==> flow/design.v <==
`timescale 1ns / 1ps
module scr_search(clk,rst,start,R_fixed,angle1,adder,error,X,Y,done
    );
wire [13:0] R_LUT[255:0];
wire [13:0] tan_LUT[255:0];
wire [3:0] adder_LUT[255:0];
wire [13:0] sind_LUT[19:0];
assign sind_LUT[0]=14'b00000001001001;
assign sind_LUT[1]=14'b00000001010000;
assign sind_LUT[2]=14'b00000001011000;
assign sind_LUT[3]=14'b00000001011111;
assign sind_LUT[4]=14'b00000001100110;
assign sind_LUT[5]=14'b00000001101110;
assign sind_LUT[6]=14'b00000001110101;
assign sind_LUT[7]=14'b00000001111100;
assign sind_LUT[8]=14'b00000010000100;
assign sind_LUT[9]=14'b00000010001011;
assign sind_LUT[10]=14'b00000010010010;
assign sind_LUT[11]=14'b00000010011010;
assign sind_LUT[12]=14'b00000010100001;
assign sind_LUT[13]=14'b00000010101000;
assign sind_LUT[14]=14'b00000010110000;
assign sind_LUT[15]=14'b00000010110111;
assign sind_LUT[16]=14'b00000010111110;
assign sind_LUT[17]=14'b00000011000110;
assign sind_LUT[18]=14'b00000011001101;
assign sind_LUT[19]=14'b00000011010100;
assign R_LUT[0]=14'b000000000000000;
assign R_LUT[1]=14'b000000010000000;
assign R_LUT[2]=14'b000000100000000;
assign R_LUT[3]=14'b000000110000000;
assign R_LUT[4]=14'b000001000000000;
assign R_LUT[5]=14'b000001010000000;
assign R_LUT[6]=14'b000001100000000;
assign R_LUT[7]=14'b000001110000000;
assign R_LUT[8]=14'b000010000000000;
assign R_LUT[9]=14'b000010010000000;
assign R_LUT[10]=14'b00010100000000;
assign R_LUT[11]=14'b00010110000000;
assign R_LUT[12]=14'b00011000000000;
assign R_LUT[13]=14'b00011010000000;
assign R_LUT[14]=14'b00011100000000;
assign R_LUT[15]=14'b00011110000000;
assign R_LUT[16]=14'b00000010000000;
assign R_LUT[17]=14'b00000010110101;
assign R_LUT[18]=14'b00000100011110;
assign R_LUT[19]=14'b00000110010100;
assign R_LUT[20]=14'b00001000001111;
assign R_LUT[21]=14'b00001010001100;
assign R_LUT[22]=14'b00001100001010;
assign R_LUT[23]=14'b00001110001001;
assign R_LUT[24]=14'b00010000000111;
assign R_LUT[25]=14'b00010010000111;
assign R_LUT[26]=14'b00010100000110;
assign R_LUT[27]=14'b00010110000101;
assign R_LUT[28]=14'b00011000000101;
assign R_LUT[29]=14'b00011010000100;
assign R_LUT[30]=14'b00011100000100;
assign R_LUT[31]=14'b00011110000100;
assign R_LUT[32]=14'b00000100000000;
assign R_LUT[33]=14'b00000100011110;
assign R_LUT[34]=14'b00000101101010;
assign R_LUT[35]=14'b00000111001101;
assign R_LUT[36]=14'b00001000111100;
assign R_LUT[37]=14'b00001010110001;
assign R_LUT[38]=14'b00001100101001;
assign R_LUT[39]=14'b00001110100011;
assign R_LUT[40]=14'b00010000011111;
assign R_LUT[41]=14'b00010010011100;
assign R_LUT[42]=14'b00010100011001;
assign R_LUT[43]=14'b00010110010111;
assign R_LUT[44]=14'b00011000010101;
assign R_LUT[45]=14'b00011010010011;
assign R_LUT[46]=14'b00011100010010;
assign R_LUT[47]=14'b00011110010000;
assign R_LUT[48]=14'b00000110000000;
assign R_LUT[49]=14'b00000110010100;
assign R_LUT[50]=14'b00000111001101;
assign R_LUT[51]=14'b00001000011111;
assign R_LUT[52]=14'b00001010000000;
assign R_LUT[53]=14'b00001011101010;
assign R_LUT[54]=14'b00001101011010;
assign R_LUT[55]=14'b00001111001110;
assign R_LUT[56]=14'b00010001000101;
assign R_LUT[57]=14'b00010010111110;
assign R_LUT[58]=14'b00010100111000;
assign R_LUT[59]=14'b00010110110011;
assign R_LUT[60]=14'b00011000101111;
assign R_LUT[61]=14'b00011010101011;
assign R_LUT[62]=14'b00011100101000;
assign R_LUT[63]=14'b00011110100110;
assign R_LUT[64]=14'b00001000000000;
assign R_LUT[65]=14'b00001000001111;
assign R_LUT[66]=14'b00001000111100;
assign R_LUT[67]=14'b00001010000000;
assign R_LUT[68]=14'b00001011010100;
assign R_LUT[69]=14'b00001100110011;
assign R_LUT[70]=14'b00001110011011;
assign R_LUT[71]=14'b00010000000111;
assign R_LUT[72]=14'b00010001111000;
assign R_LUT[73]=14'b00010011101100;
assign R_LUT[74]=14'b00010101100010;
assign R_LUT[75]=14'b00010111011010;
assign R_LUT[76]=14'b00011001010011;
assign R_LUT[77]=14'b00011011001100;
assign R_LUT[78]=14'b00011101000111;
assign R_LUT[79]=14'b00011111000011;
assign R_LUT[80]=14'b00001010000000;
assign R_LUT[81]=14'b00001010001100;
assign R_LUT[82]=14'b00001010110001;
assign R_LUT[83]=14'b00001011101010;
assign R_LUT[84]=14'b00001100110011;
assign R_LUT[85]=14'b00001110001001;
assign R_LUT[86]=14'b00001111100111;
assign R_LUT[87]=14'b00010001001101;
assign R_LUT[88]=14'b00010010110111;
assign R_LUT[89]=14'b00010100100101;
assign R_LUT[90]=14'b00010110010111;
assign R_LUT[91]=14'b00011000001010;
assign R_LUT[92]=14'b00011010000000;
assign R_LUT[93]=14'b00011011110110;
assign R_LUT[94]=14'b00011101101110;
assign R_LUT[95]=14'b00011111100111;
assign R_LUT[96]=14'b00001100000000;
assign R_LUT[97]=14'b00001100001010;
assign R_LUT[98]=14'b00001100101001;
assign R_LUT[99]=14'b00001101011010;
assign R_LUT[100]=14'b00001110011011;
assign R_LUT[101]=14'b00001111100111;
assign R_LUT[102]=14'b00010000111110;
assign R_LUT[103]=14'b00010010011100;
assign R_LUT[104]=14'b00010100000000;
assign R_LUT[105]=14'b00010101101000;
assign R_LUT[106]=14'b00010111010100;
assign R_LUT[107]=14'b00011001000011;
assign R_LUT[108]=14'b00011010110101;
assign R_LUT[109]=14'b00011100101000;
assign R_LUT[110]=14'b00011110011101;
assign R_LUT[111]=14'b00100000010011;
assign R_LUT[112]=14'b00001110000000;
assign R_LUT[113]=14'b00001110001001;
assign R_LUT[114]=14'b00001110100011;
assign R_LUT[115]=14'b00001111001110;
assign R_LUT[116]=14'b00010000000111;
assign R_LUT[117]=14'b00010001001101;
assign R_LUT[118]=14'b00010010011100;
assign R_LUT[119]=14'b00010011110011;
assign R_LUT[120]=14'b00010101010000;
assign R_LUT[121]=14'b00010110110011;
assign R_LUT[122]=14'b00011000011010;
assign R_LUT[123]=14'b00011010000100;
assign R_LUT[124]=14'b00011011110010;
assign R_LUT[125]=14'b00011101100001;
assign R_LUT[126]=14'b00011111010011;
assign R_LUT[127]=14'b00100001000110;
assign R_LUT[128]=14'b00010000000000;
assign R_LUT[129]=14'b00010000000111;
assign R_LUT[130]=14'b00010000011111;
assign R_LUT[131]=14'b00010001000101;
assign R_LUT[132]=14'b00010001111000;
assign R_LUT[133]=14'b00010010110111;
assign R_LUT[134]=14'b00010100000000;
assign R_LUT[135]=14'b00010101010000;
assign R_LUT[136]=14'b00010110101000;
assign R_LUT[137]=14'b00011000000101;
assign R_LUT[138]=14'b00011001100111;
assign R_LUT[139]=14'b00011011001100;
assign R_LUT[140]=14'b00011100110110;
assign R_LUT[141]=14'b00011110100001;
assign R_LUT[142]=14'b00100000001111;
assign R_LUT[143]=14'b00100010000000;
assign R_LUT[144]=14'b00010010000000;
assign R_LUT[145]=14'b00010010000111;
assign R_LUT[146]=14'b00010010011100;
assign R_LUT[147]=14'b00010010111110;
assign R_LUT[148]=14'b00010011101100;
assign R_LUT[149]=14'b00010100100101;
assign R_LUT[150]=14'b00010101101000;
assign R_LUT[151]=14'b00010110110011;
assign R_LUT[152]=14'b00011000000101;
assign R_LUT[153]=14'b00011001011101;
assign R_LUT[154]=14'b00011010111010;
assign R_LUT[155]=14'b00011100011011;
assign R_LUT[156]=14'b00011110000000;
assign R_LUT[157]=14'b00011111100111;
assign R_LUT[158]=14'b00100001010010;
assign R_LUT[159]=14'b00100010111111;
assign R_LUT[160]=14'b00010100000000;
assign R_LUT[161]=14'b00010100000110;
assign R_LUT[162]=14'b00010100011001;
assign R_LUT[163]=14'b00010100111000;
assign R_LUT[164]=14'b00010101100010;
assign R_LUT[165]=14'b00010110010111;
assign R_LUT[166]=14'b00010111010100;
assign R_LUT[167]=14'b00011000011010;
assign R_LUT[168]=14'b00011001100111;
assign R_LUT[169]=14'b00011010111010;
assign R_LUT[170]=14'b00011100010010;
assign R_LUT[171]=14'b00011101101110;
assign R_LUT[172]=14'b00011111001111;
assign R_LUT[173]=14'b00100000110011;
assign R_LUT[174]=14'b00100010011010;
assign R_LUT[175]=14'b00100100000011;
assign R_LUT[176]=14'b00010110000000;
assign R_LUT[177]=14'b00010110000101;
assign R_LUT[178]=14'b00010110010111;
assign R_LUT[179]=14'b00010110110011;
assign R_LUT[180]=14'b00010111011010;
assign R_LUT[181]=14'b00011000001010;
assign R_LUT[182]=14'b00011001000011;
assign R_LUT[183]=14'b00011010000100;
assign R_LUT[184]=14'b00011011001100;
assign R_LUT[185]=14'b00011100011011;
assign R_LUT[186]=14'b00011101101110;
assign R_LUT[187]=14'b00011111000111;
assign R_LUT[188]=14'b00100000100011;
assign R_LUT[189]=14'b00100010000011;
assign R_LUT[190]=14'b00100011100110;
assign R_LUT[191]=14'b00100101001100;
assign R_LUT[192]=14'b00011000000000;
assign R_LUT[193]=14'b00011000000101;
assign R_LUT[194]=14'b00011000010101;
assign R_LUT[195]=14'b00011000101111;
assign R_LUT[196]=14'b00011001010011;
assign R_LUT[197]=14'b00011010000000;
assign R_LUT[198]=14'b00011010110101;
assign R_LUT[199]=14'b00011011110010;
assign R_LUT[200]=14'b00011100110110;
assign R_LUT[201]=14'b00011110000000;
assign R_LUT[202]=14'b00011111001111;
assign R_LUT[203]=14'b00100000100011;
assign R_LUT[204]=14'b00100001111100;
assign R_LUT[205]=14'b00100011011000;
assign R_LUT[206]=14'b00100100111000;
assign R_LUT[207]=14'b00100110011010;
assign R_LUT[208]=14'b00011010000000;
assign R_LUT[209]=14'b00011010000100;
assign R_LUT[210]=14'b00011010010011;
assign R_LUT[211]=14'b00011010101011;
assign R_LUT[212]=14'b00011011001100;
assign R_LUT[213]=14'b00011011110110;
assign R_LUT[214]=14'b00011100101000;
assign R_LUT[215]=14'b00011101100001;
assign R_LUT[216]=14'b00011110100001;
assign R_LUT[217]=14'b00011111100111;
assign R_LUT[218]=14'b00100000110011;
assign R_LUT[219]=14'b00100010000011;
assign R_LUT[220]=14'b00100011011000;
assign R_LUT[221]=14'b00100100110001;
assign R_LUT[222]=14'b00100110001101;
assign R_LUT[223]=14'b00100111101100;
assign R_LUT[224]=14'b00011100000000;
assign R_LUT[225]=14'b00011100000100;
assign R_LUT[226]=14'b00011100010010;
assign R_LUT[227]=14'b00011100101000;
assign R_LUT[228]=14'b00011101000111;
assign R_LUT[229]=14'b00011101101110;
assign R_LUT[230]=14'b00011110011101;
assign R_LUT[231]=14'b00011111010011;
assign R_LUT[232]=14'b00100000001111;
assign R_LUT[233]=14'b00100001010010;
assign R_LUT[234]=14'b00100010011010;
assign R_LUT[235]=14'b00100011100110;
assign R_LUT[236]=14'b00100100111000;
assign R_LUT[237]=14'b00100110001101;
assign R_LUT[238]=14'b00100111100110;
assign R_LUT[239]=14'b00101001000010;
assign R_LUT[240]=14'b00011110000000;
assign R_LUT[241]=14'b00011110000100;
assign R_LUT[242]=14'b00011110010000;
assign R_LUT[243]=14'b00011110100110;
assign R_LUT[244]=14'b00011111000011;
assign R_LUT[245]=14'b00011111100111;
assign R_LUT[246]=14'b00100000010011;
assign R_LUT[247]=14'b00100001000110;
assign R_LUT[248]=14'b00100010000000;
assign R_LUT[249]=14'b00100010111111;
assign R_LUT[250]=14'b00100100000011;
assign R_LUT[251]=14'b00100101001100;
assign R_LUT[252]=14'b00100110011010;
assign R_LUT[253]=14'b00100111101100;
assign R_LUT[254]=14'b00101001000010;
assign R_LUT[255]=14'b00101010011011;
assign adder_LUT[0]=4'b0010;
assign adder_LUT[1]=4'b0010;
assign adder_LUT[2]=4'b0011;
assign adder_LUT[3]=4'b0010;
assign adder_LUT[4]=4'b0011;
assign adder_LUT[5]=4'b0011;
assign adder_LUT[6]=4'b0100;
assign adder_LUT[7]=4'b0010;
assign adder_LUT[8]=4'b0011;
assign adder_LUT[9]=4'b0011;
assign adder_LUT[10]=4'b0100;
assign adder_LUT[11]=4'b0011;
assign adder_LUT[12]=4'b0100;
assign adder_LUT[13]=4'b0100;
assign adder_LUT[14]=4'b0101;
assign adder_LUT[15]=4'b0010;
assign adder_LUT[16]=4'b0010;
assign adder_LUT[17]=4'b0010;
assign adder_LUT[18]=4'b0011;
assign adder_LUT[19]=4'b0010;
assign adder_LUT[20]=4'b0011;
assign adder_LUT[21]=4'b0011;
assign adder_LUT[22]=4'b0100;
assign adder_LUT[23]=4'b0010;
assign adder_LUT[24]=4'b0011;
assign adder_LUT[25]=4'b0011;
assign adder_LUT[26]=4'b0100;
assign adder_LUT[27]=4'b011;
assign adder_LUT[28]=4'b0100;
assign adder_LUT[29]=4'b0100;
assign adder_LUT[30]=4'b0101;
assign adder_LUT[31]=4'b0010;
assign adder_LUT[32]=4'b0011;
assign adder_LUT[33]=4'b0011;
assign adder_LUT[34]=4'b0100;
assign adder_LUT[35]=4'b0011;
assign adder_LUT[36]=4'b0100;
assign adder_LUT[37]=4'b0100;
assign adder_LUT[38]=4'b0101;
assign adder_LUT[39]=4'b0011;
assign adder_LUT[40]=4'b0100;
assign adder_LUT[41]=4'b0100;
assign adder_LUT[42]=4'b0101;
assign adder_LUT[43]=4'b0100;
assign adder_LUT[44]=4'b0101;
assign adder_LUT[45]=4'b0101;
assign adder_LUT[46]=4'b0110;
assign adder_LUT[47]=4'b0011;
assign adder_LUT[48]=4'b0010;
assign adder_LUT[49]=4'b0010;
assign adder_LUT[50]=4'b0011;
assign adder_LUT[51]=4'b0010;
assign adder_LUT[52]=4'b0011;
assign adder_LUT[53]=4'b0011;
assign adder_LUT[54]=4'b0100;
assign adder_LUT[55]=4'b0010;
assign adder_LUT[56]=4'b0011;
assign adder_LUT[57]=4'b0011;
assign adder_LUT[58]=4'b0100;
assign adder_LUT[59]=4'b0011;
assign adder_LUT[60]=4'b0100;
assign adder_LUT[61]=4'b0100;
assign adder_LUT[62]=4'b0101;
assign adder_LUT[63]=4'b0010;
assign adder_LUT[64]=4'b0011;
assign adder_LUT[65]=4'b0011;
assign adder_LUT[66]=4'b0100;
assign adder_LUT[67]=4'b0011;
assign adder_LUT[68]=4'b0100;
assign adder_LUT[69]=4'b0100;
assign adder_LUT[70]=4'b0101;
assign adder_LUT[71]=4'b0011;
assign adder_LUT[72]=4'b0100;
assign adder_LUT[73]=4'b0100;
assign adder_LUT[74]=4'b0101;
assign adder_LUT[75]=4'b0100;
assign adder_LUT[76]=4'b0101;
assign adder_LUT[77]=4'b0101;
assign adder_LUT[78]=4'b0110;
assign adder_LUT[79]=4'b0011;
assign adder_LUT[80]=4'b0011;
assign adder_LUT[81]=4'b0011;
assign adder_LUT[82]=4'b0100;
assign adder_LUT[83]=4'b0011;
assign adder_LUT[84]=4'b0100;
assign adder_LUT[85]=4'b0100;
assign adder_LUT[86]=4'b0101;
assign adder_LUT[87]=4'b0011;
assign adder_LUT[88]=4'b0100;
assign adder_LUT[89]=4'b0100;
assign adder_LUT[90]=4'b0101;
assign adder_LUT[91]=4'b0100;
assign adder_LUT[92]=4'b0101;
assign adder_LUT[93]=4'b0101;
assign adder_LUT[94]=4'b0110;
assign adder_LUT[95]=4'b0011;
assign adder_LUT[96]=4'b0100;
assign adder_LUT[97]=4'b0100;
assign adder_LUT[98]=4'b0101;
assign adder_LUT[99]=4'b0100;
assign adder_LUT[100]=4'b0101;
assign adder_LUT[101]=4'b0101;
assign adder_LUT[102]=4'b0110;
assign adder_LUT[103]=4'b0100;
assign adder_LUT[104]=4'b0101;
assign adder_LUT[105]=4'b0101;
assign adder_LUT[106]=4'b0110;
assign adder_LUT[107]=4'b0101;
assign adder_LUT[108]=4'b0110;
assign adder_LUT[109]=4'b0110;
assign adder_LUT[110]=4'b0111;
assign adder_LUT[111]=4'b0100;
assign adder_LUT[112]=4'b0010;
assign adder_LUT[113]=4'b0010;
assign adder_LUT[114]=4'b0011;
assign adder_LUT[115]=4'b0010;
assign adder_LUT[116]=4'b0011;
assign adder_LUT[117]=4'b0011;
assign adder_LUT[118]=4'b0100;
assign adder_LUT[119]=4'b0010;
assign adder_LUT[120]=4'b0011;
assign adder_LUT[121]=4'b0011;
assign adder_LUT[122]=4'b0100;
assign adder_LUT[123]=4'b0011;
assign adder_LUT[124]=4'b0100;
assign adder_LUT[125]=4'b0100;
assign adder_LUT[126]=4'b0101;
assign adder_LUT[127]=4'b0010;
assign adder_LUT[128]=4'b0011;
assign adder_LUT[129]=4'b0011;
assign adder_LUT[130]=4'b0100;
assign adder_LUT[131]=4'b0011;
assign adder_LUT[132]=4'b0100;
assign adder_LUT[133]=4'b0100;
assign adder_LUT[134]=4'b0101;
assign adder_LUT[135]=4'b0011;
assign adder_LUT[136]=4'b0100;
assign adder_LUT[137]=4'b0100;
assign adder_LUT[138]=4'b0101;
assign adder_LUT[139]=4'b0100;
assign adder_LUT[140]=4'b0101;
assign adder_LUT[141]=4'b0101;
assign adder_LUT[142]=4'b0110;
assign adder_LUT[143]=4'b0011;
assign adder_LUT[144]=4'b0011;
assign adder_LUT[145]=4'b0011;
assign adder_LUT[146]=4'b0100;
assign adder_LUT[147]=4'b0011;
assign adder_LUT[148]=4'b0100;
assign adder_LUT[149]=4'b0100;
assign adder_LUT[150]=4'b0101;
assign adder_LUT[151]=4'b0011;
assign adder_LUT[152]=4'b0100;
assign adder_LUT[153]=4'b0100;
assign adder_LUT[154]=4'b0101;
assign adder_LUT[155]=4'b0100;
assign adder_LUT[156]=4'b0101;
assign adder_LUT[157]=4'b0101;
assign adder_LUT[158]=4'b0110;
assign adder_LUT[159]=4'b0011;
assign adder_LUT[160]=4'b0100;
assign adder_LUT[161]=4'b0100;
assign adder_LUT[162]=4'b0101;
assign adder_LUT[163]=4'b0100;
assign adder_LUT[164]=4'b0101;
assign adder_LUT[165]=4'b0101;
assign adder_LUT[166]=4'b0110;
assign adder_LUT[167]=4'b0100;
assign adder_LUT[168]=4'b0101;
assign adder_LUT[169]=4'b0101;
assign adder_LUT[170]=4'b0110;
assign adder_LUT[171]=4'b0101;
assign adder_LUT[172]=4'b0110;
assign adder_LUT[173]=4'b0110;
assign adder_LUT[174]=4'b0111;
assign adder_LUT[175]=4'b0100;
assign adder_LUT[176]=4'b0011;
assign adder_LUT[177]=4'b0011;
assign adder_LUT[178]=4'b0100;
assign adder_LUT[179]=4'b0011;
assign adder_LUT[180]=4'b0100;
assign adder_LUT[181]=4'b0100;
assign adder_LUT[182]=4'b0101;
assign adder_LUT[183]=4'b0011;
assign adder_LUT[184]=4'b0100;
assign adder_LUT[185]=4'b0100;
assign adder_LUT[186]=4'b0101;
assign adder_LUT[187]=4'b0100;
assign adder_LUT[188]=4'b0101;
assign adder_LUT[189]=4'b0101;
assign adder_LUT[190]=4'b0110;
assign adder_LUT[191]=4'b0011;
assign adder_LUT[192]=4'b0100;
assign adder_LUT[193]=4'b0100;
assign adder_LUT[194]=4'b0101;
assign adder_LUT[195]=4'b0100;
assign adder_LUT[196]=4'b0101;
assign adder_LUT[197]=4'b0101;
assign adder_LUT[198]=4'b0110;
assign adder_LUT[199]=4'b0100;
assign adder_LUT[200]=4'b0101;
assign adder_LUT[201]=4'b0101;
assign adder_LUT[202]=4'b0110;
assign adder_LUT[203]=4'b0101;
assign adder_LUT[204]=4'b0110;
assign adder_LUT[205]=4'b0110;
assign adder_LUT[206]=4'b0111;
assign adder_LUT[207]=4'b0100;
assign adder_LUT[208]=4'b0100;
assign adder_LUT[209]=4'b0100;
assign adder_LUT[210]=4'b0101;
assign adder_LUT[211]=4'b0100;
assign adder_LUT[212]=4'b0101;
assign adder_LUT[213]=4'b0101;
assign adder_LUT[214]=4'b0110;
assign adder_LUT[215]=4'b0100;
assign adder_LUT[216]=4'b0101;
assign adder_LUT[217]=4'b0101;
assign adder_LUT[218]=4'b0110;
assign adder_LUT[219]=4'b0101;
assign adder_LUT[220]=4'b0110;
assign adder_LUT[221]=4'b0110;
assign adder_LUT[222]=4'b0111;
assign adder_LUT[223]=4'b0100;
assign adder_LUT[224]=4'b0101;
assign adder_LUT[225]=4'b0101;
assign adder_LUT[226]=4'b0110;
assign adder_LUT[227]=4'b0101;
assign adder_LUT[228]=4'b0110;
assign adder_LUT[229]=4'b0110;
assign adder_LUT[230]=4'b0111;
assign adder_LUT[231]=4'b0101;
assign adder_LUT[232]=4'b0110;
assign adder_LUT[233]=4'b0110;
assign adder_LUT[234]=4'b0111;
assign adder_LUT[235]=4'b0110;
assign adder_LUT[236]=4'b0111;
assign adder_LUT[237]=4'b0111;
assign adder_LUT[238]=4'b1000;
assign adder_LUT[239]=4'b0101;
assign adder_LUT[240]=4'b0010;
assign adder_LUT[241]=4'b0010;
assign adder_LUT[242]=4'b00011;
assign adder_LUT[243]=4'b0010;
assign adder_LUT[244]=4'b0011;
assign adder_LUT[245]=4'b0011;
assign adder_LUT[246]=4'b0100;
assign adder_LUT[247]=4'b0010;
assign adder_LUT[248]=4'b0011;
assign adder_LUT[249]=4'b0011;
assign adder_LUT[250]=4'b0100;
assign adder_LUT[251]=4'b0011;
assign adder_LUT[252]=4'b0100;
assign adder_LUT[253]=4'b0100;
assign adder_LUT[254]=4'b0101;
assign adder_LUT[255]=4'b0010;
assign tan_LUT[0]=14'b10110100000000;
assign tan_LUT[1]=14'b10110100000000;
assign tan_LUT[2]=14'b10110100000000;
assign tan_LUT[3]=14'b10110100000000;
assign tan_LUT[4]=14'b10110100000000;
assign tan_LUT[5]=14'b10110100000000;
assign tan_LUT[6]=14'b10110100000000;
assign tan_LUT[7]=14'b10110100000000;
assign tan_LUT[8]=14'b10110100000000;
assign tan_LUT[9]=14'b10110100000000;
assign tan_LUT[10]=14'b10110100000000;
assign tan_LUT[11]=14'b10110100000000;
assign tan_LUT[12]=14'b10110100000000;
assign tan_LUT[13]=14'b10110100000000;
assign tan_LUT[14]=14'b10110100000000;
assign tan_LUT[15]=14'b10110100000000;
assign tan_LUT[16]=14'b00000000000000;
assign tan_LUT[17]=14'b01011010000000;
assign tan_LUT[18]=14'b01111110110111;
assign tan_LUT[19]=14'b10001111001000;
assign tan_LUT[20]=14'b10010111111011;
assign tan_LUT[21]=14'b10011101011000;
assign tan_LUT[22]=14'b10100001000100;
assign tan_LUT[23]=14'b10100011101111;
assign tan_LUT[24]=14'b10100101110000;
assign tan_LUT[25]=14'b10100111010100;
assign tan_LUT[26]=14'b10101000100101;
assign tan_LUT[27]=14'b10101001100111;
assign tan_LUT[28]=14'b10101010011110;
assign tan_LUT[29]=14'b10101011001100;
assign tan_LUT[30]=14'b10101011110101;
assign tan_LUT[31]=14'b10101100010111;
assign tan_LUT[32]=14'b00000000000000;
assign tan_LUT[33]=14'b00110101001000;
assign tan_LUT[34]=14'b01011010000000;
assign tan_LUT[35]=14'b01110000100111;
assign tan_LUT[36]=14'b01111110110111;
assign tan_LUT[37]=14'b10001000011001;
assign tan_LUT[38]=14'b10001111001000;
assign tan_LUT[39]=14'b10010100000110;
assign tan_LUT[40]=14'b10010111111011;
assign tan_LUT[41]=14'b10011010111100;
assign tan_LUT[42]=14'b10011101011000;
assign tan_LUT[43]=14'b10011111011000;
assign tan_LUT[44]=14'b10100001000100;
assign tan_LUT[45]=14'b10100010100000;
assign tan_LUT[46]=14'b10100011101111;
assign tan_LUT[47]=14'b10100100110011;
assign tan_LUT[48]=14'b00000000000000;
assign tan_LUT[49]=14'b00100100110111;
assign tan_LUT[50]=14'b01000011011000;
assign tan_LUT[51]=14'b01011010000000;
assign tan_LUT[52]=14'b01101010010000;
assign tan_LUT[53]=14'b01110110000100;
assign tan_LUT[54]=14'b01111110110111;
assign tan_LUT[55]=14'b10000101100110;
assign tan_LUT[56]=14'b10001010111000;
assign tan_LUT[57]=14'b10001111001000;
assign tan_LUT[58]=14'b10010010100110;
assign tan_LUT[59]=14'b10010101011111;
assign tan_LUT[60]=14'b10010111111011;
assign tan_LUT[61]=14'b10011010000000;
assign tan_LUT[62]=14'b10011011110011;
assign tan_LUT[63]=14'b10011101011000;
assign tan_LUT[64]=14'b00000000000000;
assign tan_LUT[65]=14'b00011100000100;
assign tan_LUT[66]=14'b00110101001000;
assign tan_LUT[67]=14'b01001001101111;
assign tan_LUT[68]=14'b01011010000000;
assign tan_LUT[69]=14'b01100110101011;
assign tan_LUT[70]=14'b01110000100111;
assign tan_LUT[71]=14'b01111000100000;
assign tan_LUT[72]=14'b01111110110111;
assign tan_LUT[73]=14'b10000100000100;
assign tan_LUT[74]=14'b10001000011001;
assign tan_LUT[75]=14'b10001100000010;
assign tan_LUT[76]=14'b10001111001000;
assign tan_LUT[77]=14'b10010001110010;
assign tan_LUT[78]=14'b10010100000110;
assign tan_LUT[79]=14'b10010110001000;
assign tan_LUT[80]=14'b00000000000000;
assign tan_LUT[81]=14'b00010110100111;
assign tan_LUT[82]=14'b00101011100110;
assign tan_LUT[83]=14'b00111101111011;
assign tan_LUT[84]=14'b01001101010100;
assign tan_LUT[85]=14'b01011010000000;
assign tan_LUT[86]=14'b01100100011000;
assign tan_LUT[87]=14'b01101100111011;
assign tan_LUT[88]=14'b01110011111111;
assign tan_LUT[89]=14'b01111001111001;
assign tan_LUT[90]=14'b01111110110111;
assign tan_LUT[91]=14'b10000011000111;
assign tan_LUT[92]=14'b10000110110000;
assign tan_LUT[93]=14'b10001001111011;
assign tan_LUT[94]=14'b10001100101100;
assign tan_LUT[95]=14'b10001111001000;
assign tan_LUT[96]=14'b00000000000000;
assign tan_LUT[97]=14'b00010010111011;
assign tan_LUT[98]=14'b00100100110111;
assign tan_LUT[99]=14'b00110101001000;
assign tan_LUT[100]=14'b01000011011000;
assign tan_LUT[101]=14'b01001111100111;
assign tan_LUT[102]=14'b01011010000000;
assign tan_LUT[103]=14'b01100010110011;
assign tan_LUT[104]=14'b01101010010000;
assign tan_LUT[105]=14'b01110000100111;
assign tan_LUT[106]=14'b01110110000100;
assign tan_LUT[107]=14'b01111010110001;
assign tan_LUT[108]=14'b01111110110111;
assign tan_LUT[109]=14'b10000010011100;
assign tan_LUT[110]=14'b10000101100110;
assign tan_LUT[111]=14'b10001000011001;
assign tan_LUT[112]=14'b00000000000000;
assign tan_LUT[113]=14'b00010000010000;
assign tan_LUT[114]=14'b00011111111001;
assign tan_LUT[115]=14'b00101110011001;
assign tan_LUT[116]=14'b00111011011111;
assign tan_LUT[117]=14'b01000111000100;
assign tan_LUT[118]=14'b01010001001100;
assign tan_LUT[119]=14'b01011010000000;
assign tan_LUT[120]=14'b01100001101000;
assign tan_LUT[121]=14'b01101000010000;
assign tan_LUT[122]=14'b01101110000001;
assign tan_LUT[123]=14'b01110011000011;
assign tan_LUT[124]=14'b01110111011111;
assign tan_LUT[125]=14'b01111011011001;
assign tan_LUT[126]=14'b01111110110111;
assign tan_LUT[127]=14'b10000001111101;
assign tan_LUT[128]=14'b00000000000000;
assign tan_LUT[129]=14'b00001110010000;
assign tan_LUT[130]=14'b00011100000100;
assign tan_LUT[131]=14'b00101001000111;
assign tan_LUT[132]=14'b00110101001000;
assign tan_LUT[133]=14'b01000000000000;
assign tan_LUT[134]=14'b01001001101111;
assign tan_LUT[135]=14'b01010010010111;
assign tan_LUT[136]=14'b01011010000000;
assign tan_LUT[137]=14'b01100000101110;
assign tan_LUT[138]=14'b01100110101011;
assign tan_LUT[139]=14'b01101011111100;
assign tan_LUT[140]=14'b01110000100111;
assign tan_LUT[141]=14'b01110100110010;
assign tan_LUT[142]=14'b01111000100000;
assign tan_LUT[143]=14'b01111011110110;
assign tan_LUT[144]=14'b00000000000000;
assign tan_LUT[145]=14'b00001100101011;
assign tan_LUT[146]=14'b00011001000011;
assign tan_LUT[147]=14'b00100100110111;
assign tan_LUT[148]=14'b00101111111011;
assign tan_LUT[149]=14'b00111010000110;
assign tan_LUT[150]=14'b01000011011000;
assign tan_LUT[151]=14'b01001011110000;
assign tan_LUT[152]=14'b01010011010001;
assign tan_LUT[153]=14'b01011010000000;
assign tan_LUT[154]=14'b01100000000001;
assign tan_LUT[155]=14'b01100101011010;
assign tan_LUT[156]=14'b01101010010000;
assign tan_LUT[157]=14'b01101110100111;
assign tan_LUT[158]=14'b01110010100001;
assign tan_LUT[159]=14'b01110110000100;
assign tan_LUT[160]=14'b00000000000000;
assign tan_LUT[161]=14'b00001011011010;
assign tan_LUT[162]=14'b00010110100111;
assign tan_LUT[163]=14'b00100001011001;
assign tan_LUT[164]=14'b00101011100110;
assign tan_LUT[165]=14'b00110101001000;
assign tan_LUT[166]=14'b00111101111011;
assign tan_LUT[167]=14'b01000101111110;
assign tan_LUT[168]=14'b01001101010100;
assign tan_LUT[169]=14'b01010011111110;
assign tan_LUT[170]=14'b01011010000000;
assign tan_LUT[171]=14'b01011111011100;
assign tan_LUT[172]=14'b01100100011000;
assign tan_LUT[173]=14'b01101000110111;
assign tan_LUT[174]=14'b01101100111011;
assign tan_LUT[175]=14'b01110000100111;
assign tan_LUT[176]=14'b00000000000000;
assign tan_LUT[177]=14'b00001010011000;
assign tan_LUT[178]=14'b00010100100111;
assign tan_LUT[179]=14'b00011110100000;
assign tan_LUT[180]=14'b00100111111101;
assign tan_LUT[181]=14'b00110000111000;
assign tan_LUT[182]=14'b00111001001110;
assign tan_LUT[183]=14'b01000000111100;
assign tan_LUT[184]=14'b01001000000011;
assign tan_LUT[185]=14'b01001110100101;
assign tan_LUT[186]=14'b01010100100011;
assign tan_LUT[187]=14'b01011010000000;
assign tan_LUT[188]=14'b01011110111110;
assign tan_LUT[189]=14'b01100011100001;
assign tan_LUT[190]=14'b01100111101011;
assign tan_LUT[191]=14'b01101011011111;
assign tan_LUT[192]=14'b00000000000000;
assign tan_LUT[193]=14'b00001001100001;
assign tan_LUT[194]=14'b00010010111011;
assign tan_LUT[195]=14'b00011100000100;
assign tan_LUT[196]=14'b00100100110111;
assign tan_LUT[197]=14'b00101101001111;
assign tan_LUT[198]=14'b00110101001000;
assign tan_LUT[199]=14'b00111100100000;
assign tan_LUT[200]=14'b01000011011000;
assign tan_LUT[201]=14'b01001001101111;
assign tan_LUT[202]=14'b01001111100111;
assign tan_LUT[203]=14'b01010101000001;
assign tan_LUT[204]=14'b01011010000000;
assign tan_LUT[205]=14'b01011110100101;
assign tan_LUT[206]=14'b01100010110011;
assign tan_LUT[207]=14'b01100110101011;
assign tan_LUT[208]=14'b00000000000000;
assign tan_LUT[209]=14'b00001000110011;
assign tan_LUT[210]=14'b00010001011111;
assign tan_LUT[211]=14'b00011001111111;
assign tan_LUT[212]=14'b00100010001101;
assign tan_LUT[213]=14'b00101010000100;
assign tan_LUT[214]=14'b00110001100011;
assign tan_LUT[215]=14'b00111000100110;
assign tan_LUT[216]=14'b00111111001101;
assign tan_LUT[217]=14'b01000101011000;
assign tan_LUT[218]=14'b01001011001000;
assign tan_LUT[219]=14'b01010000011110;
assign tan_LUT[220]=14'b01010101011010;
assign tan_LUT[221]=14'b01011010000000;
assign tan_LUT[222]=14'b01011110001111;
assign tan_LUT[223]=14'b01100010001010;
assign tan_LUT[224]=14'b00000000000000;
assign tan_LUT[225]=14'b00001000001010;
assign tan_LUT[226]=14'b00010000010000;
assign tan_LUT[227]=14'b00011000001100;
assign tan_LUT[228]=14'b00011111111001;
assign tan_LUT[229]=14'b00100111010011;
assign tan_LUT[230]=14'b00101110011001;
assign tan_LUT[231]=14'b00110101001000;
assign tan_LUT[232]=14'b00111011011111;
assign tan_LUT[233]=14'b01000001011110;
assign tan_LUT[234]=14'b01000111000100;
assign tan_LUT[235]=14'b01001100010100;
assign tan_LUT[236]=14'b01010001001100;
assign tan_LUT[237]=14'b01010101110000;
assign tan_LUT[238]=14'b01011010000000;
assign tan_LUT[239]=14'b01011101111100;
assign tan_LUT[240]=14'b00000000000000;
assign tan_LUT[241]=14'b00000111101000;
assign tan_LUT[242]=14'b00001111001100;
assign tan_LUT[243]=14'b00010110100111;
assign tan_LUT[244]=14'b00011101110111;
assign tan_LUT[245]=14'b00100100110111;
assign tan_LUT[246]=14'b00101011100110;
assign tan_LUT[247]=14'b00110010000010;
assign tan_LUT[248]=14'b00111000001001;
assign tan_LUT[249]=14'b00111101111011;
assign tan_LUT[250]=14'b01000011011000;
assign tan_LUT[251]=14'b01001000100000;
assign tan_LUT[252]=14'b01001101010100;
assign tan_LUT[253]=14'b01010001110101;
assign tan_LUT[254]=14'b01010110000011;
assign tan_LUT[255]=14'b01011010000000;
input clk;
input rst;
input start;
input [13:0] R_fixed ;
input [13:0] angle1;
input [3:0] adder;
input [4:0] error;
output [3:0] X;
output [3:0] Y;
output done;
reg [13:0] data_outR; 
reg [13:0] data_outtan; 
reg [3:0] data_outadder; 
reg [7:0] count;
reg [9:0] globalcount;
reg [13:0] temp;
reg [3:0] X;
reg [3:0] Y;
reg [13:0] temp_tan;
reg busy;
reg done;
always@(posedge clk)
begin
	if(rst)
	begin
		busy = 1'b0;
		done = 1'b0;
	end
	else if(!busy)
	begin
		if(start)
		begin
			busy = 1'b1;
			done = 1'b0;
			count = 8'b00000000;
			globalcount = 10'b0000000000;
			temp_tan = 14'b11111111111111;
			X = 4'b0000;
			Y = 4'b0000;
		end
	end
	else if(globalcount < 764)
	begin
	globalcount=globalcount+1;
	if(globalcount==1 || globalcount==4 || globalcount==7 || globalcount==10 || globalcount==13 || globalcount==16 || globalcount==19 || globalcount==22 || globalcount==25 || globalcount==28 || globalcount==31 || globalcount==34 || globalcount==37 || globalcount==40 || globalcount==43 || globalcount==46 || globalcount==49 || globalcount==52 || globalcount==55 || globalcount==58 || globalcount==61 || globalcount==64 || globalcount==67 || globalcount==70 || globalcount==73 || globalcount==76 || globalcount==79 || globalcount==82 || globalcount==85 || globalcount==88 || globalcount==91 || globalcount==94 || globalcount==97 ||globalcount==100 || globalcount==103 || globalcount==106 || globalcount==109 || globalcount==112 || globalcount==115 || globalcount==118 || globalcount==121 || globalcount==124 || globalcount==127 || globalcount==130 || globalcount==133 || globalcount==136 || globalcount==139 || globalcount==142 || globalcount==145 || globalcount==148 || globalcount==151 || globalcount==154 || globalcount==157 || globalcount==160 || globalcount==163 || globalcount==166 || globalcount==169 || globalcount==172 || globalcount==175 || globalcount==178 || globalcount==181 || globalcount==184 || globalcount==187 || globalcount==190 || globalcount==193 || globalcount==196 || globalcount==199 || globalcount==202 || globalcount==205 || globalcount==208 || globalcount==211 || globalcount==214 || globalcount==217 || globalcount==220 || globalcount==223 || globalcount==226 || globalcount==229 || globalcount==232 || globalcount==235 || globalcount==238 || globalcount==241 || globalcount==244 || globalcount==247 || globalcount==250 || globalcount==253 || globalcount==256 || globalcount==259 || globalcount==262 || globalcount==265 || globalcount==268 || globalcount==271 || globalcount==274 || globalcount==277 || globalcount==280 || globalcount==283 || globalcount==286 || globalcount==289 || globalcount==292 || globalcount==295 || globalcount==298 || globalcount==301 || globalcount==304 || globalcount==307 || globalcount==310 || globalcount==313 || globalcount==316 || globalcount==319 || globalcount==322 || globalcount==325 || globalcount==328 || globalcount==331 || globalcount==334 || globalcount==337 || globalcount==340 || globalcount==343 || globalcount==346 || globalcount==349 || globalcount==352 || globalcount==355 || globalcount==358 || globalcount==361 || globalcount==364 || globalcount==367 || globalcount==370 || globalcount==373 || globalcount==376 || globalcount==379 || globalcount==382 || globalcount==385 || globalcount==388 || globalcount==391 || globalcount==394 || globalcount==397 || globalcount==400 || globalcount==403 || globalcount==406 || globalcount==409 || globalcount==412 || globalcount==415 || globalcount==418 || globalcount==421 || globalcount==424 || globalcount==427 || globalcount==430 || globalcount==433 || globalcount==436 || globalcount==439 || globalcount==442 || globalcount==445 || globalcount==448 || globalcount==451 || globalcount==454 || globalcount==457 || globalcount==460 || globalcount==463 ||globalcount==466 || globalcount==469 || globalcount==472 || globalcount==475 || globalcount==478 || globalcount==481 || globalcount==484 || globalcount==487 || globalcount==490 || globalcount==493 || globalcount==496 || globalcount==499 || globalcount==502 || globalcount==505 || globalcount==508 || globalcount==511 || globalcount==514 || globalcount==517 || globalcount==520 || globalcount==523 || globalcount==526 || globalcount==529 || globalcount==532 || globalcount==535 || globalcount==538 || globalcount==541 || globalcount==544 || globalcount==547 || globalcount==550 || globalcount==553 || globalcount==556 || globalcount==559 || globalcount==562 || globalcount==565 || globalcount==568 || globalcount==571 || globalcount==574 || globalcount==577 || globalcount==580 || globalcount==583 || globalcount==586 || globalcount==589 || globalcount==592 || globalcount==595 || globalcount==598 || globalcount==601 || globalcount==604 || globalcount==607 || globalcount==610 || globalcount==613 || globalcount==616 || globalcount==619 || globalcount==622 || globalcount==625 || globalcount==628 || globalcount==631 || globalcount==634 || globalcount==637 || globalcount==640 || globalcount==643 || globalcount==646 || globalcount==649 || globalcount==652 || globalcount==655 || globalcount==658 || globalcount==661 || globalcount==664 || globalcount==667 || globalcount==670 || globalcount==673 || globalcount==676 || globalcount==679 || globalcount==682 || globalcount==685 || globalcount==688 || globalcount==691 || globalcount==694 || globalcount==697 || globalcount==700 || globalcount==703 || globalcount==706 || globalcount==709 || globalcount==712 || globalcount==715 || globalcount==718 || globalcount==721 || globalcount==724 || globalcount==727 || globalcount==730 ||globalcount==733 ||globalcount==736 || globalcount==739 || globalcount==742 || globalcount==745 || globalcount==748 || globalcount==751 || globalcount==754 || globalcount==757 || globalcount==760 || globalcount==763) 
	begin
		count = count + 8'b00000001;
		data_outR = R_LUT[count];
		data_outadder = adder_LUT[count];
		data_outtan = tan_LUT[count];
		temp=(data_outtan>angle1)?(data_outtan-angle1):(angle1-data_outtan);
		if(data_outR < R_fixed  && data_outadder < adder && (temp)< sind_LUT[error])
		begin
			if ( temp < temp_tan  ) 
			begin
				  temp_tan=temp;
				  X[3:0] = count[7:4];
				  Y[3:0] = count[3:0];
			end
			end	
		end
	end
	else
	begin
		busy = 1'b0;
		done = 1'b1;
	end
end
endmodule
Tool chain data of scr_search
Tool output for the design above, in the order of the flow.
Lines are those of the file above, counted from 1.
Library cell names are shortened.
{"block": "setup", "top": "scr_search", "clock": "clk", "library": "sky130hd", "lib_corner": "tt_025C_1v80"}

After elaboration
Source: Yosys, flattened and elaborated, memories not mapped. Widths are those after wreduce. Registers that Yosys merges into a memory's read port (data or address) are not register bits. Print and check cells do not count. Equal cells are merged and count once.
{"block": "bits", "regBits": 42, "inputBits": 40, "output_inout_bits": 9, "word_cells": 1015}
{"block": "op_classes", "add_sub_neg": 4, "cmp": 6, "equal": 534, "mux": 51, "logic": 1, "reduce_logical": 412}
{"block": "ops", "cell": "14-bit case mux with 145-bit select", "n": 1}
{"block": "ops", "cell": "14-bit case mux with 120-bit select", "n": 1}
{"block": "ops", "cell": "8-bit == test (second input constant)", "n": 128}
{"block": "ops", "cell": "10-bit by 9-bit == test with 1-bit output (second input constant)", "n": 86}
{"block": "ops", "cell": "10-bit == test (second input constant)", "n": 84}
{"block": "ops", "cell": "8-bit by 7-bit == test with 1-bit output (second input constant)", "n": 64}
{"block": "ops", "cell": "10-bit by 8-bit == test with 1-bit output (second input constant)", "n": 42}
{"block": "ops", "cell": "14-bit case mux with 20-bit select", "n": 1}
{"block": "ops", "cell": "14-bit 2-to-1 mux", "n": 19}
{"block": "ops", "cell": "8-bit by 6-bit == test with 1-bit output (second input constant)", "n": 32}
{"block": "ops", "cell": "1-bit logical OR", "n": 254}
{"block": "ops", "cell": "10-bit by 7-bit == test with 1-bit output (second input constant)", "n": 22}
{"block": "ops", "cell": "2-bit OR reduction", "n": 106}
{"block": "ops", "cell": "8-bit by 5-bit == test with 1-bit output (second input constant)", "n": 16}
{"block": "ops", "cell": "10-bit by 6-bit == test with 1-bit output (second input constant)", "n": 10}
{"block": "ops", "cell": "76-bit OR reduction", "n": 1}
{"block": "ops", "cell": "8-bit by 4-bit == test with 1-bit output (second input constant)", "n": 8}
{"block": "ops", "cell": "10-bit by 5-bit == test with 1-bit output (second input constant)", "n": 6}
{"block": "ops", "cell": "60-bit OR reduction", "n": 1}
{"block": "ops", "cell": "4-bit 2-to-1 mux", "n": 15}
{"block": "ops", "cell": "58-bit OR reduction", "n": 1}
{"block": "ops", "cell": "4-bit OR reduction", "n": 14}
{"block": "ops", "cell": "14-bit less-than comparator", "n": 3}
{"block": "ops", "cell": "3-bit OR reduction", "n": 14}
{"block": "ops", "cell": "5-bit by 4-bit == test with 1-bit output (second input constant)", "n": 8}
{"block": "ops", "cell": "8-bit by 3-bit == test with 1-bit output (second input constant)", "n": 4}
{"block": "ops", "cell": "8-bit 2-to-1 mux", "n": 4}
{"block": "ops", "cell": "15-bit OR reduction", "n": 2}
Other operator kinds: 35; their cells: 61.

Logic depth
Yosys ltp: most cells in a row. Word level: on the elaborated netlist, between registers, memories and ports. Mapped: between sequential cells and ports; inverters and the memories' decode and read muxes count.
{"block": "depth", "depth_word": 268, "ABC_AREA": 0, "depth_mapped": 38}

After synthesis
Yosys stat after the flow's synthesis: flattened, memories mapped to cells. It holds for the ABC_AREA given above (unset counts as 0); a run with the other value may have another netlist.
{"block": "types", "type": "edfxtp_1", "n": 40, "type_area_um2": 1.2E+03}
{"block": "types", "type": "ha_1", "n": 71, "type_area_um2": 888.352}
{"block": "types", "type": "a21oi_1", "n": 135, "type_area_um2": 675.648}
{"block": "types", "type": "nor2_1", "n": 161, "type_area_um2": 604.33}
{"block": "types", "type": "nand2_1", "n": 159, "type_area_um2": 596.822}
{"block": "types", "type": "o21ai_0", "n": 102, "type_area_um2": 510.49}
{"block": "types", "type": "nand3_1", "n": 76, "type_area_um2": 380.365}
{"block": "types", "type": "clkbuf_1", "n": 96, "type_area_um2": 360.346}
{"block": "types", "type": "nor4_1", "n": 57, "type_area_um2": 356.592}
{"block": "types", "type": "o22ai_1", "n": 53, "type_area_um2": 331.568}
{"block": "types", "type": "nor3_1", "n": 65, "type_area_um2": 325.312}
{"block": "types", "type": "nand4_1", "n": 46, "type_area_um2": 287.776}
{"block": "types", "type": "a22oi_1", "n": 37, "type_area_um2": 277.766}
{"block": "types", "type": "o221ai_1", "n": 30, "type_area_um2": 262.752}
{"block": "types", "type": "inv_1", "n": 69, "type_area_um2": 258.998}
{"block": "types", "type": "buf_2", "n": 48, "type_area_um2": 240.23}
{"block": "types", "type": "a221oi_1", "n": 27, "type_area_um2": 236.477}
{"block": "types", "type": "xnor2_1", "n": 23, "type_area_um2": 201.443}
Not listed: further types 82, cells in them 497.
{"block": "synth_totals", "mapped_cells": 1792, "synth_area_um2": 11971.5, "seq_area_um2": 1241.2, "ffs": 42, "buf_cells": 164}

Timing after synthesis
OpenSTA on the mapped netlist: ideal clock, no wires. The path of least setup slack (recovery checks aside). Input and output delay are each 20% of the period. Register names are those of the netlist, which keeps one name where synthesis merged equal registers.
{"block": "synth_path", "path_kind": "register to register", "from": "register count[0]", "to": "register X[0]", "tclk_ns": 12.0, "setup_ns": 0.435, "t_arrival_ns": 9.052, "required_time_ns": 11.565, "slack_ns": 2.513, "path_delay_ns": 9.487, "driving_pins": 34, "n_path_buf": 6, "synth_period_reached_ns": 9.487}
"path_delay_ns" is the arrival time less input delay plus setup time.
"driving_pins" counts driving pins, that of a launching flip-flop among them; a cell with two outputs on the path counts twice.
"synth_period_reached_ns" = period - worst setup slack (recovery checks aside). The figure is calculated, with input and output delays left at 20% of the set period.
Between the ends stands the longest chain of elaborated cells between them, by number of cells; it is not shown to be the way that was timed. Of several equally long chains one is given.
Each line given opens the expression or statement behind the cell; cells for indexed reads and writes are added by Yosys, which also makes memories of some case tables.
The path ends at the enable pin of a flip-flop; only ways to that pin are counted.
{"block": "synth_between", "cell_sequence": "edfxtp_1 -> ha_1 -> buf_2 -> nand3_1 -> xor2_1 -> buf_2 -> a21oi_1 -> buf_2 -> a22oi_1 -> o21ai_0 -> or4_1 -> or4b_1 -> nor4_2 -> inv_1 -> ha_1 -> buf_2 -> a21o_1 -> a21o_1 -> a221o_1 -> a41oi_2 -> buf_2 -> buf_1 -> mux2_2 -> ha_1 -> a21boi_0 -> o21a_1 -> o21a_1 -> o21ai_0 -> nand2b_1 -> a21oi_1 -> o21a_1 -> o211ai_1 -> or4_1 -> a211oi_1", "elab_chain_cells": 14, "cells_between": 434, "classes_between": "add/sub (3); compare (5); eq/ne (257); mux (16); reduce/logical (153)"}
{"block": "synth_lines", "element": "from (decl)", "line": 809, "source": "reg [7:0] count;"}
{"block": "synth_lines", "element": "from (assign)", "line": 830, "source": "count = 8'b00000000;"}
{"block": "synth_lines", "element": "from (assign)", "line": 842, "source": "count = count + 8'b00000001;"}
{"block": "synth_lines", "element": "8-bit by 1-bit adder with 8-bit output", "line": 842}
{"block": "synth_lines", "element": "8-bit == test", "line": 845, "source": "data_outtan = tan_LUT[count];"}
{"block": "synth_lines", "element": "15-bit OR reduction"}
{"block": "synth_lines", "element": "14-bit case mux with 145-bit select", "line": 845}
{"block": "synth_lines", "element": "14-bit 2-to-1 mux", "line": 840, "source": "if(globalcount==1 || globalcount==4 || globalcount==7 || globalcount==10 || globalcount==13 || globalcount==16 ..."}
{"block": "synth_lines", "element": "14-bit 2-to-1 mux", "line": 837, "source": "else if(globalcount < 764)"}
{"block": "synth_lines", "element": "14-bit 2-to-1 mux", "line": 824, "source": "else if(!busy)"}
{"block": "synth_lines", "element": "14-bit 2-to-1 mux", "line": 819, "source": "if(rst)"}
{"block": "synth_lines", "element": "14-bit subtractor", "line": 846, "source": "temp=(data_outtan>angle1)?(data_outtan-angle1):(angle1-data_outtan);"}
{"block": "synth_lines", "element": "14-bit 2-to-1 mux", "line": 846}
{"block": "synth_lines", "element": "14-bit less-than comparator", "line": 847, "source": "if(data_outR < R_fixed && data_outadder < adder && (temp)< sind_LUT[error])"}
{"block": "synth_lines", "element": "1-bit logical AND", "line": 847}
{"block": "synth_lines", "element": "2-bit by 1-bit != test with 1-bit output"}
{"block": "synth_lines", "element": "6-bit AND reduction"}
{"block": "synth_lines", "element": "to (assign)", "line": 833, "source": "X = 4'b0000;"}
{"block": "synth_lines", "element": "to (assign)", "line": 852, "source": "X[3:0] = count[7:4];"}
{"block": "synth_lines", "element": "to (decl)", "line": 803, "source": "output [3:0] X;"}

Timing after layout
From the final timing report of flow run A: the path of least setup slack in the routed layout; clock arrival at registers is part of the times.
{"block": "layout_path", "path_kind": "register to register", "from": "register count[0]", "to": "register Y[0]", "tclk_ns": 15.6, "setup_ns": 0.32, "t_arrival_ns": 11.21, "required_time_ns": 15.56, "slack_ns": 4.36, "driving_pins": 35, "n_path_buf": 5}
Between the ends stands the longest chain of elaborated cells between them, by number of cells; it is not shown to be the way that was timed. Of several equally long chains one is given.
The path ends at the enable pin of a flip-flop; only ways to that pin are counted.
{"block": "layout_between", "cell_sequence": "edfxtp_1 -> ha_1 -> buf_4 -> nand3_1 -> xor2_4 -> buf_4 -> nor3_1 -> buf_4 -> o21ai_0 -> o311a_1 -> o2111ai_1 -> a2111oi_1 -> nand4_1 -> or4_1 -> ha_1 -> nand4_1 -> nor4_1 -> nor3b_1 -> a41oi_2 -> buf_4 -> mux2i_1 -> a221o_1 -> a211oi_2 -> xnor2_1 -> ha_1 -> nor2b_1 -> o21ai_0 -> nand3_1 -> a21oi_1 -> o21ai_0 -> nor4_1 -> o211ai_1 -> or4_1 -> a211oi_4 -> buf_4", "elab_chain_cells": 14, "cells_between": 434, "classes_between": "add/sub (3); compare (5); eq/ne (257); mux (16); reduce/logical (153)"}
{"block": "layout_lines", "element": "from (decl)", "line": 809, "source": "reg [7:0] count;"}
{"block": "layout_lines", "element": "from (assign)", "line": 830, "source": "count = 8'b00000000;"}
{"block": "layout_lines", "element": "from (assign)", "line": 842, "source": "count = count + 8'b00000001;"}
{"block": "layout_lines", "element": "8-bit by 1-bit adder with 8-bit output", "line": 842}
{"block": "layout_lines", "element": "8-bit == test", "line": 845, "source": "data_outtan = tan_LUT[count];"}
{"block": "layout_lines", "element": "15-bit OR reduction"}
{"block": "layout_lines", "element": "14-bit case mux with 145-bit select", "line": 845}
{"block": "layout_lines", "element": "14-bit 2-to-1 mux", "line": 840, "source": "if(globalcount==1 || globalcount==4 || globalcount==7 || globalcount==10 || globalcount==13 || globalcount==16 ..."}
{"block": "layout_lines", "element": "14-bit 2-to-1 mux", "line": 837, "source": "else if(globalcount < 764)"}
{"block": "layout_lines", "element": "14-bit 2-to-1 mux", "line": 824, "source": "else if(!busy)"}
{"block": "layout_lines", "element": "14-bit 2-to-1 mux", "line": 819, "source": "if(rst)"}
{"block": "layout_lines", "element": "14-bit subtractor", "line": 846, "source": "temp=(data_outtan>angle1)?(data_outtan-angle1):(angle1-data_outtan);"}
{"block": "layout_lines", "element": "14-bit 2-to-1 mux", "line": 846}
{"block": "layout_lines", "element": "14-bit less-than comparator", "line": 847, "source": "if(data_outR < R_fixed && data_outadder < adder && (temp)< sind_LUT[error])"}
{"block": "layout_lines", "element": "1-bit logical AND", "line": 847}
{"block": "layout_lines", "element": "2-bit by 1-bit != test with 1-bit output"}
{"block": "layout_lines", "element": "6-bit AND reduction"}
{"block": "layout_lines", "element": "to (assign)", "line": 834, "source": "Y = 4'b0000;"}
{"block": "layout_lines", "element": "to (assign)", "line": 853, "source": "Y[3:0] = count[3:0];"}
{"block": "layout_lines", "element": "to (decl)", "line": 804, "source": "output [3:0] Y;"}

==> runs of scr_search <==
Design scr_search on sky130hd. What follows are 5 stored runs of the flow, each under its own settings; their order means nothing. The constraints put input and output delay at 20% of the set period each and load the outputs with 0.01 pF.
"period_less_ws_ns" is the run's clock period less its worst setup slack. It is reckoned from that one timing run; input and output delays stay at 20% of the period that was set.
"worst_path_ns" is the time allowed to the run's worst setup path (the clock period less input and output delay, where it has them) less its slack. Clock arrival times count: a late capture clock shortens it, a late launch clock lengthens it.
"totalPower_mw" is the tool's figure for a default switching activity; nothing was simulated.

{"run": "flow run A", "settings": { "CORE_UTILIZATION": 25, "PLACE_DENSITY": 0.45, "period_ns": 15.6, "CAP_MARGIN": 20, "CORE_MARGIN": 2, "SLEW_MARGIN": 20 }, "results": { "design_die_area_um2": 49653.2, "setupTns_ns": 0.000, "layout_utilization_frac": 0.283, "hold_worst_slack_ns": 0.504, "timing.setup.ws_ns": 4.357, "period_less_ws_ns": 11.243, "finalCellArea_um2": 13450.4, "synthesis_area_um2": 11971.5, "worst_path_ns": 11.24, "critical_path_type": "register to register", "totalPower_mw": 1.410 }}
{"run": "flow run B", "settings": { "ABC_AREA": 0, "CAP_MARGIN": 0, "CELL_PAD_IN_SITES_DETAIL_PLACEMENT": 0, "CORE_ASPECT_RATIO": 1.04, "CORE_UTILIZATION": 27, "CTS_CLUSTER_SIZE": 89, "MIN_ROUTING_LAYER": "met2", "PLACE_DENSITY_LB_ADDON": 0.27, "SETUP_SLACK_MARGIN": 0.39, "SLEW_MARGIN": 0, "TNS_END_PERCENT": 70, "period_ns": 9.03, "CORE_MARGIN": 2 }, "outcome": "stopped before the end: routing reported GRT-0116"}
{"run": "flow run C", "settings": { "CORE_UTILIZATION": 70, "CTS_CLUSTER_DIAMETER": 331, "CTS_CLUSTER_SIZE": 85, "GPL_TIMING_DRIVEN": 0, "MAX_ROUTING_LAYER": "met4", "MIN_ROUTING_LAYER": "met1", "PLACE_DENSITY_LB_ADDON": 0.17, "SETUP_SLACK_MARGIN": -0.32, "period_ns": 6.32, "CAP_MARGIN": 20, "CORE_MARGIN": 2, "SLEW_MARGIN": 20 }, "outcome": "stopped before the end: routing reported GRT-0116"}
{"run": "flow run D", "settings": { "CELL_PAD_IN_SITES_DETAIL_PLACEMENT": 0, "CELL_PAD_IN_SITES_GLOBAL_PLACEMENT": 2, "CORE_ASPECT_RATIO": 0.7, "CORE_UTILIZATION": 25, "GPL_ROUTABILITY_DRIVEN": 1, "GPL_TIMING_DRIVEN": 0, "MAX_ROUTING_LAYER": "met4", "SETUP_SLACK_MARGIN": 0.17, "SLEW_MARGIN": 0, "period_ns": 14.1, "CAP_MARGIN": 20, "CORE_MARGIN": 2 }, "results": { "design_die_area_um2": 49680.4, "setupTns_ns": 0.000, "layout_utilization_frac": 0.287, "hold_worst_slack_ns": 0.506, "timing.setup.ws_ns": 1.564, "period_less_ws_ns": 12.536, "finalCellArea_um2": 13625.6, "synthesis_area_um2": 11971.5, "worst_path_ns": 12.54, "critical_path_type": "register to register", "totalPower_mw": 1.663 }}
{"run": "flow run E", "settings": { "CORE_UTILIZATION": 25, "PLACE_DENSITY": 0.45, "period_ns": 11.3, "CAP_MARGIN": 20, "CORE_MARGIN": 2, "SLEW_MARGIN": 20 }, "results": { "design_die_area_um2": 49653.2, "setupTns_ns": 0.000, "layout_utilization_frac": 0.292, "hold_worst_slack_ns": 0.508, "timing.setup.ws_ns": 0.821, "period_less_ws_ns": 10.479, "finalCellArea_um2": 13888.3, "synthesis_area_um2": 11971.5, "worst_path_ns": 10.48, "critical_path_type": "register to register", "totalPower_mw": 2.002 }}
